==> flow/design.v <==
module sort_top (
  input             clk,
  input      [31:0] a, b, c, d, e, f,
  output reg [31:0] m, n, o, p, q, r
);
  reg  [31:0] a_q, b_q, c_q, d_q, e_q, f_q;
  wire [31:0] m_w, n_w, o_w, p_w, q_w, r_w;
  always @(posedge clk) begin
    a_q <= a; b_q <= b; c_q <= c; d_q <= d; e_q <= e; f_q <= f;
    m <= m_w; n <= n_w; o <= o_w; p <= p_w; q <= q_w; r <= r_w;
  end
  sort u_sort (
    .a(a_q), .b(b_q), .c(c_q), .d(d_q), .e(e_q), .f(f_q),
    .m(m_w), .n(n_w), .o(o_w), .p(p_w), .q(q_w), .r(r_w)
  );
endmodule

module sort(
  input [31:0]a,b,c,d,e,f,
  output reg [31:0]m,n,o,p,q,r);
  reg [31:0]mem[5:0];
  reg [31:0]t;
  always@(*)
    begin
      mem[0]=a;
      mem[1]=b;
      mem[2]=c;
      mem[3]=d;
      mem[4]=e;
      mem[5]=f;
      for(int i=0;i<6;i++)
        begin
          for(int j=0;j<5;j++)
            begin
              if(mem[j]<mem[j+1])
                begin
                  t = mem[j];
                  mem[j]=mem[j+1];
                  mem[j+1]=t;
                end
            end
        end
      m=mem[0];
      n=mem[1];
      o=mem[2];
      p=mem[3];
      q=mem[4];
      r=mem[5];
    end
endmodule
# ---- Tool chain data of sort_top
# Tool output for the design above, in the order of the flow.
# Line numbers count from 1 in the design file above.
# A cell with -- has no value.
dict set report setup {
  design {sort_top}
  clk_port {clk}
  lib {sky130hd}
  corner {tt_025C_1v80}
}

# ---- Elaborated design
# Counts by Yosys on the flattened word-level netlist (proc, flatten, opt, wreduce). Print and check cells are left out. Cells with the same type and inputs are merged into one.
dict set report classes {
  n_cmp 30
  muxes 60
}
# op count
set op_table {}
lappend op_table {{32-bit 2-to-1 mux} 60}
lappend op_table {{32-bit < comparator} 30}
dict set report word_totals {
  register_bits 384
  in_bits 193
  elab_cells 102
  output_inout_bits 192
}

# ---- Longest topological paths
# Yosys ltp: most cells in a row. Word level: on the elaborated netlist, between registers, memories and ports. Mapped: between sequential cells and ports; inverters and the memories' decode and read muxes count.
dict set report depth {
  word_depth 30
  ABC_AREA 0
  depth_mapped 265
}

# ---- Netlist
# Source: synth_stat.txt of the flow (Yosys; design flattened, memories mapped). It holds for the ABC_AREA given above (unset counts as 0); a run with the other value may have another netlist.
# Totals and module areas in this step are rounded.
# cell count area_total_um2
set by_type {}
lappend by_type {sky130_fd_sc_hd__ha_1 891 1.11E+04}
lappend by_type {sky130_fd_sc_hd__dfxtp_1 384 7.69E+03}
lappend by_type {sky130_fd_sc_hd__a21oi_1 1004 5.02E+03}
lappend by_type {sky130_fd_sc_hd__mux2i_1 444 4.44E+03}
lappend by_type {sky130_fd_sc_hd__o21ai_0 863 4.32E+03}
lappend by_type {sky130_fd_sc_hd__nor2_1 851 3.19E+03}
lappend by_type {sky130_fd_sc_hd__nand2_1 781 2.93E+03}
lappend by_type {sky130_fd_sc_hd__inv_1 459 1.72E+03}
lappend by_type {sky130_fd_sc_hd__a21o_1 166 1.25E+03}
lappend by_type {sky130_fd_sc_hd__nand4_1 178 1.11E+03}
lappend by_type {sky130_fd_sc_hd__clkbuf_1 275 1032.24}
lappend by_type {sky130_fd_sc_hd__nor2b_1 135 844.56}
lappend by_type {sky130_fd_sc_hd__nand2b_1 114 713.184}
lappend by_type {sky130_fd_sc_hd__a211oi_1 51 382.867}
lappend by_type {sky130_fd_sc_hd__mux2_2 25 281.52}
lappend by_type {sky130_fd_sc_hd__nand3_1 47 235.226}
lappend by_type {sky130_fd_sc_hd__nor3_1 43 215.206}
lappend by_type {sky130_fd_sc_hd__buf_1 55 206.448}
# Other cell types: 78; their cells: 504.
dict set report synth_totals {
  mapped_cells 7270
  ffs 384
  synth_area_um2 50900
  seqArea_um2 7690
}
# The figures by module come from a second, unflattened synthesis with its own total; it is not the netlist above.
dict set report unflattened {
  hier_cells 7521
  hier_area_um2 52000
}
# Each row is one instance without its submodules.
# module n_cells area_um2 n_inst seq_area_um2
set modules {}
lappend modules {sort 7137 44300 1 0.0}
lappend modules {sort_top 384 7690 1 7690}

# ---- Path before layout
# Source: OpenSTA report_checks on the synthesized netlist (no wires, ideal clock, input and output delay 20% of the period each), path of least setup slack; recovery checks are left aside. Register names are those of the netlist, which keeps one name where synthesis merged equal registers.
dict set report synth_timing {
  kind {reg-to-reg}
  from {register b_q[30]}
  to {register q[12]}
  stages 251
  setup_time_ns 0.129
  path_delay_ns 44.034
  tclk_ns 44.0
  arrival_ns 43.905
  path_slack_ns -0.034
  required_time_ns 43.871
  synth_period_reached_ns 44.034
}
# "path_delay_ns" = arrival - input delay + setup time.
# "stages" counts driving pins, that of a launching flip-flop among them; a cell with two outputs on the path counts twice.
# "synth_period_reached_ns" = period - worst setup slack (recovery checks aside). The figure is calculated, with input and output delays left at 20% of the set period.
# Between the ends stands the longest chain of elaborated cells between them, by number of cells; it is not shown to be the way that was timed. Of several equally long chains one is given.
# A line is the first line of the expression or statement that the cell stems from. Yosys adds cells for indexed reads and writes and turns some case tables into memories.
dict set report synth_via {
  cell_sequence {sky130_fd_sc_hd__dfxtp_1 sky130_fd_sc_hd__inv_1 sky130_fd_sc_hd__ha_1 sky130_fd_sc_hd__nand4_1 sky130_fd_sc_hd__or4_1 sky130_fd_sc_hd__or4_1 sky130_fd_sc_hd__o22ai_1 sky130_fd_sc_hd__nor2_1 sky130_fd_sc_hd__clkbuf_1 sky130_fd_sc_hd__clkbuf_1 sky130_fd_sc_hd__nand2_1 sky130_fd_sc_hd__o21ai_0 sky130_fd_sc_hd__ha_1 sky130_fd_sc_hd__nand4_1 sky130_fd_sc_hd__nor4_1 sky130_fd_sc_hd__nand2_1 sky130_fd_sc_hd__nor3_1 sky130_fd_sc_hd__a211oi_1 [215 not listed] sky130_fd_sc_hd__mux2i_1 sky130_fd_sc_hd__inv_1 sky130_fd_sc_hd__ha_1 sky130_fd_sc_hd__a21oi_1 sky130_fd_sc_hd__nor2b_1 sky130_fd_sc_hd__o21ai_0 sky130_fd_sc_hd__nand2b_1 sky130_fd_sc_hd__a21oi_1 sky130_fd_sc_hd__nor2b_1 sky130_fd_sc_hd__o21ai_0 sky130_fd_sc_hd__nand2b_1 sky130_fd_sc_hd__a21oi_1 sky130_fd_sc_hd__nand2_1 sky130_fd_sc_hd__or4_1 sky130_fd_sc_hd__o41a_1 sky130_fd_sc_hd__buf_4 sky130_fd_sc_hd__buf_6 sky130_fd_sc_hd__mux2i_1}
  elab_chain_cells 30
}
# element line
set synth_rtl {}
lappend synth_rtl {{from (decl)} 6} ;# reg  [31:0] a_q, b_q, c_q, d_q, e_q, f_q;
lappend synth_rtl {{from (assign)} 9} ;# a_q <= a; b_q <= b; c_q <= c; d_q <= d; e_q <= e; f_q <= f;
lappend synth_rtl {{32-bit < comparator} 35} ;# if(mem[j]<mem[j+1])
lappend synth_rtl {{32-bit 2-to-1 mux} 35}
lappend synth_rtl {{32-bit < comparator} 35}
lappend synth_rtl {{32-bit 2-to-1 mux} 35}
lappend synth_rtl {{32-bit < comparator} 35}
lappend synth_rtl {{32-bit 2-to-1 mux} 35}
lappend synth_rtl {{32-bit < comparator} 35}
lappend synth_rtl {{[16 not listed]} --}
lappend synth_rtl {{32-bit 2-to-1 mux} 35}
lappend synth_rtl {{32-bit < comparator} 35}
lappend synth_rtl {{32-bit 2-to-1 mux} 35}
lappend synth_rtl {{32-bit < comparator} 35}
lappend synth_rtl {{32-bit 2-to-1 mux} 35}
lappend synth_rtl {{32-bit < comparator} 35}
lappend synth_rtl {{32-bit 2-to-1 mux} 35}
lappend synth_rtl {{to (assign)} 10} ;# m <= m_w; n <= n_w; o <= o_w; p <= p_w; q <= q_w; r <= r_w;
lappend synth_rtl {{to (decl)} 4} ;# output reg [31:0] m, n, o, p, q, r

# ---- Worst path after layout
# Path of least setup slack in the final report of job 2 (OpenROAD, finished layout, wires in). Where an end is a register, its clock arrival counts in the times.
dict set report layout_timing {
  kind {reg-to-reg}
  from {register b_q[25]}
  to {register r[4]}
  tclk_ns 29.1
  path_slack_ns -17.92
  stages 217
  setup_time_ns 0.11
  arrival_ns 47.59
  required_time_ns 29.67
}
# Between the ends stands the longest chain of elaborated cells between them, by number of cells; it is not shown to be the way that was timed. Of several equally long chains one is given.
dict set report layout_via {
  cell_sequence {sky130_fd_sc_hd__dfxtp_4 sky130_fd_sc_hd__inv_4 sky130_fd_sc_hd__ha_4 sky130_fd_sc_hd__nand4_1 sky130_fd_sc_hd__or4_4 sky130_fd_sc_hd__or4_4 sky130_fd_sc_hd__o22ai_4 sky130_fd_sc_hd__nor2_4 sky130_fd_sc_hd__clkbuf_16 sky130_fd_sc_hd__clkbuf_16 sky130_fd_sc_hd__o21ai_2 sky130_fd_sc_hd__ha_4 sky130_fd_sc_hd__o21ai_0 sky130_fd_sc_hd__o21ai_0 sky130_fd_sc_hd__o211ai_1 sky130_fd_sc_hd__a21oi_4 sky130_fd_sc_hd__a211oi_4 sky130_fd_sc_hd__nand2_4 [181 not listed] sky130_fd_sc_hd__inv_4 sky130_fd_sc_hd__ha_4 sky130_fd_sc_hd__a21oi_2 sky130_fd_sc_hd__nor2b_1 sky130_fd_sc_hd__o21ai_1 sky130_fd_sc_hd__nand2b_1 sky130_fd_sc_hd__a21oi_2 sky130_fd_sc_hd__nor2b_1 sky130_fd_sc_hd__o21ai_1 sky130_fd_sc_hd__nand2b_1 sky130_fd_sc_hd__a21oi_4 sky130_fd_sc_hd__nand2_1 sky130_fd_sc_hd__or4_4 sky130_fd_sc_hd__o41a_1 sky130_fd_sc_hd__buf_6 sky130_fd_sc_hd__buf_16 sky130_fd_sc_hd__buf_12 sky130_fd_sc_hd__mux2i_2}
  elab_chain_cells 30
}
# element line
set layout_rtl {}
lappend layout_rtl {{from (decl)} 6} ;# reg  [31:0] a_q, b_q, c_q, d_q, e_q, f_q;
lappend layout_rtl {{from (assign)} 9} ;# a_q <= a; b_q <= b; c_q <= c; d_q <= d; e_q <= e; f_q <= f;
lappend layout_rtl {{32-bit < comparator} 35} ;# if(mem[j]<mem[j+1])
lappend layout_rtl {{32-bit 2-to-1 mux} 35}
lappend layout_rtl {{32-bit < comparator} 35}
lappend layout_rtl {{32-bit 2-to-1 mux} 35}
lappend layout_rtl {{32-bit < comparator} 35}
lappend layout_rtl {{32-bit 2-to-1 mux} 35}
lappend layout_rtl {{32-bit < comparator} 35}
lappend layout_rtl {{[16 not listed]} --}
lappend layout_rtl {{32-bit 2-to-1 mux} 35}
lappend layout_rtl {{32-bit < comparator} 35}
lappend layout_rtl {{32-bit 2-to-1 mux} 35}
lappend layout_rtl {{32-bit < comparator} 35}
lappend layout_rtl {{32-bit 2-to-1 mux} 35}
lappend layout_rtl {{32-bit < comparator} 35}
lappend layout_rtl {{32-bit 2-to-1 mux} 35}
lappend layout_rtl {{to (assign)} 10} ;# m <= m_w; n <= n_w; o <= o_w; p <= p_w; q <= q_w; r <= r_w;
lappend layout_rtl {{to (decl)} 4} ;# output reg [31:0] m, n, o, p, q, r

# Measured data: module sort_top, platform sky130hd, 5 stored runs of the flow under differing settings, order arbitrary. Input and output delays are each 20% of the period that was set; the output load is 0.01 pF.
# "critical_path_time_ns" means the part of the period allowed to the worst setup path (the constraints hold back 20% at inputs and 20% at outputs) less its slack; where the path has registers, the arrival times of their clocks count too.
# Values from the reports are rounded here.
run="job 1" settings CELL_PAD_IN_SITES_DETAIL_PLACEMENT=0 CORE_MARGIN=5 CORE_UTILIZATION=63 CTS_CLUSTER_DIAMETER=53 PLACE_DENSITY_LB_ADDON=0.03 SETUP_SLACK_MARGIN=-2.0 period_ns=44.1 CAP_MARGIN=20 SLEW_MARGIN=20
run="job 1" outcome="stopped before the end: routing reported GRT-0232"
run="job 2" settings ABC_AREA=0 CAP_MARGIN=15 CELL_PAD_IN_SITES_DETAIL_PLACEMENT=2 CORE_ASPECT_RATIO=0.59 CORE_MARGIN=3 CORE_UTILIZATION=25 CTS_CLUSTER_DIAMETER=340 CTS_CLUSTER_SIZE=46 GPL_ROUTABILITY_DRIVEN=0 GPL_TIMING_DRIVEN=0 MAX_ROUTING_LAYER="met5" PLACE_DENSITY_LB_ADDON=0.13 SETUP_SLACK_MARGIN=5.0 TNS_END_PERCENT=20 period_ns=29.1 SLEW_MARGIN=20
run="job 2" results synth_area_um2=50900 dieArea_um2=209000 final_cell_area_um2=74500 final_util_frac=0.37 timing.setup.ws_ns=-17.9 setup_tns_ns=-2510 fin_hold_ws_ns=1.92 critical_path_time_ns=47.02 worst_setup_path_type="reg-to-reg"
run="job 3" settings ABC_AREA=0 CAP_MARGIN=30 CELL_PAD_IN_SITES_DETAIL_PLACEMENT=0 CORE_MARGIN=3 CORE_UTILIZATION=24 CTS_CLUSTER_SIZE=12 GPL_ROUTABILITY_DRIVEN=1 PLACE_DENSITY_LB_ADDON=0.21 SETUP_SLACK_MARGIN=5.0 period_ns=52.8 SLEW_MARGIN=20
run="job 3" results synth_area_um2=50900 dieArea_um2=218000 final_cell_area_um2=65400 final_util_frac=0.311 timing.setup.ws_ns=7.18 setup_tns_ns=0.000 fin_hold_ws_ns=1.65 critical_path_time_ns=45.62 worst_setup_path_type="reg-to-reg"
run="job 4" settings ABC_AREA=1 CAP_MARGIN=15 CELL_PAD_IN_SITES_DETAIL_PLACEMENT=2 CORE_ASPECT_RATIO=1.65 CORE_MARGIN=3 CORE_UTILIZATION=25 CTS_CLUSTER_DIAMETER=43 CTS_CLUSTER_SIZE=39 GPL_ROUTABILITY_DRIVEN=1 GPL_TIMING_DRIVEN=1 MAX_ROUTING_LAYER="met5" PLACE_DENSITY_LB_ADDON=0.13 SETUP_SLACK_MARGIN=5.0 TNS_END_PERCENT=15 period_ns=29.1 SLEW_MARGIN=20
run="job 4" outcome="stopped before the end: routing reported GRT-0232"
run="job 5" settings ABC_AREA=1 CAP_MARGIN=15 CELL_PAD_IN_SITES_DETAIL_PLACEMENT=2 CORE_ASPECT_RATIO=1.65 CORE_MARGIN=3 CORE_UTILIZATION=25 CTS_CLUSTER_DIAMETER=215 CTS_CLUSTER_SIZE=22 GPL_ROUTABILITY_DRIVEN=0 GPL_TIMING_DRIVEN=1 MAX_ROUTING_LAYER="met5" PLACE_DENSITY_LB_ADDON=0.13 SETUP_SLACK_MARGIN=5.0 TNS_END_PERCENT=15 period_ns=29.1 SLEW_MARGIN=20
run="job 5" outcome="stopped before the end: routing reported GRT-0116"
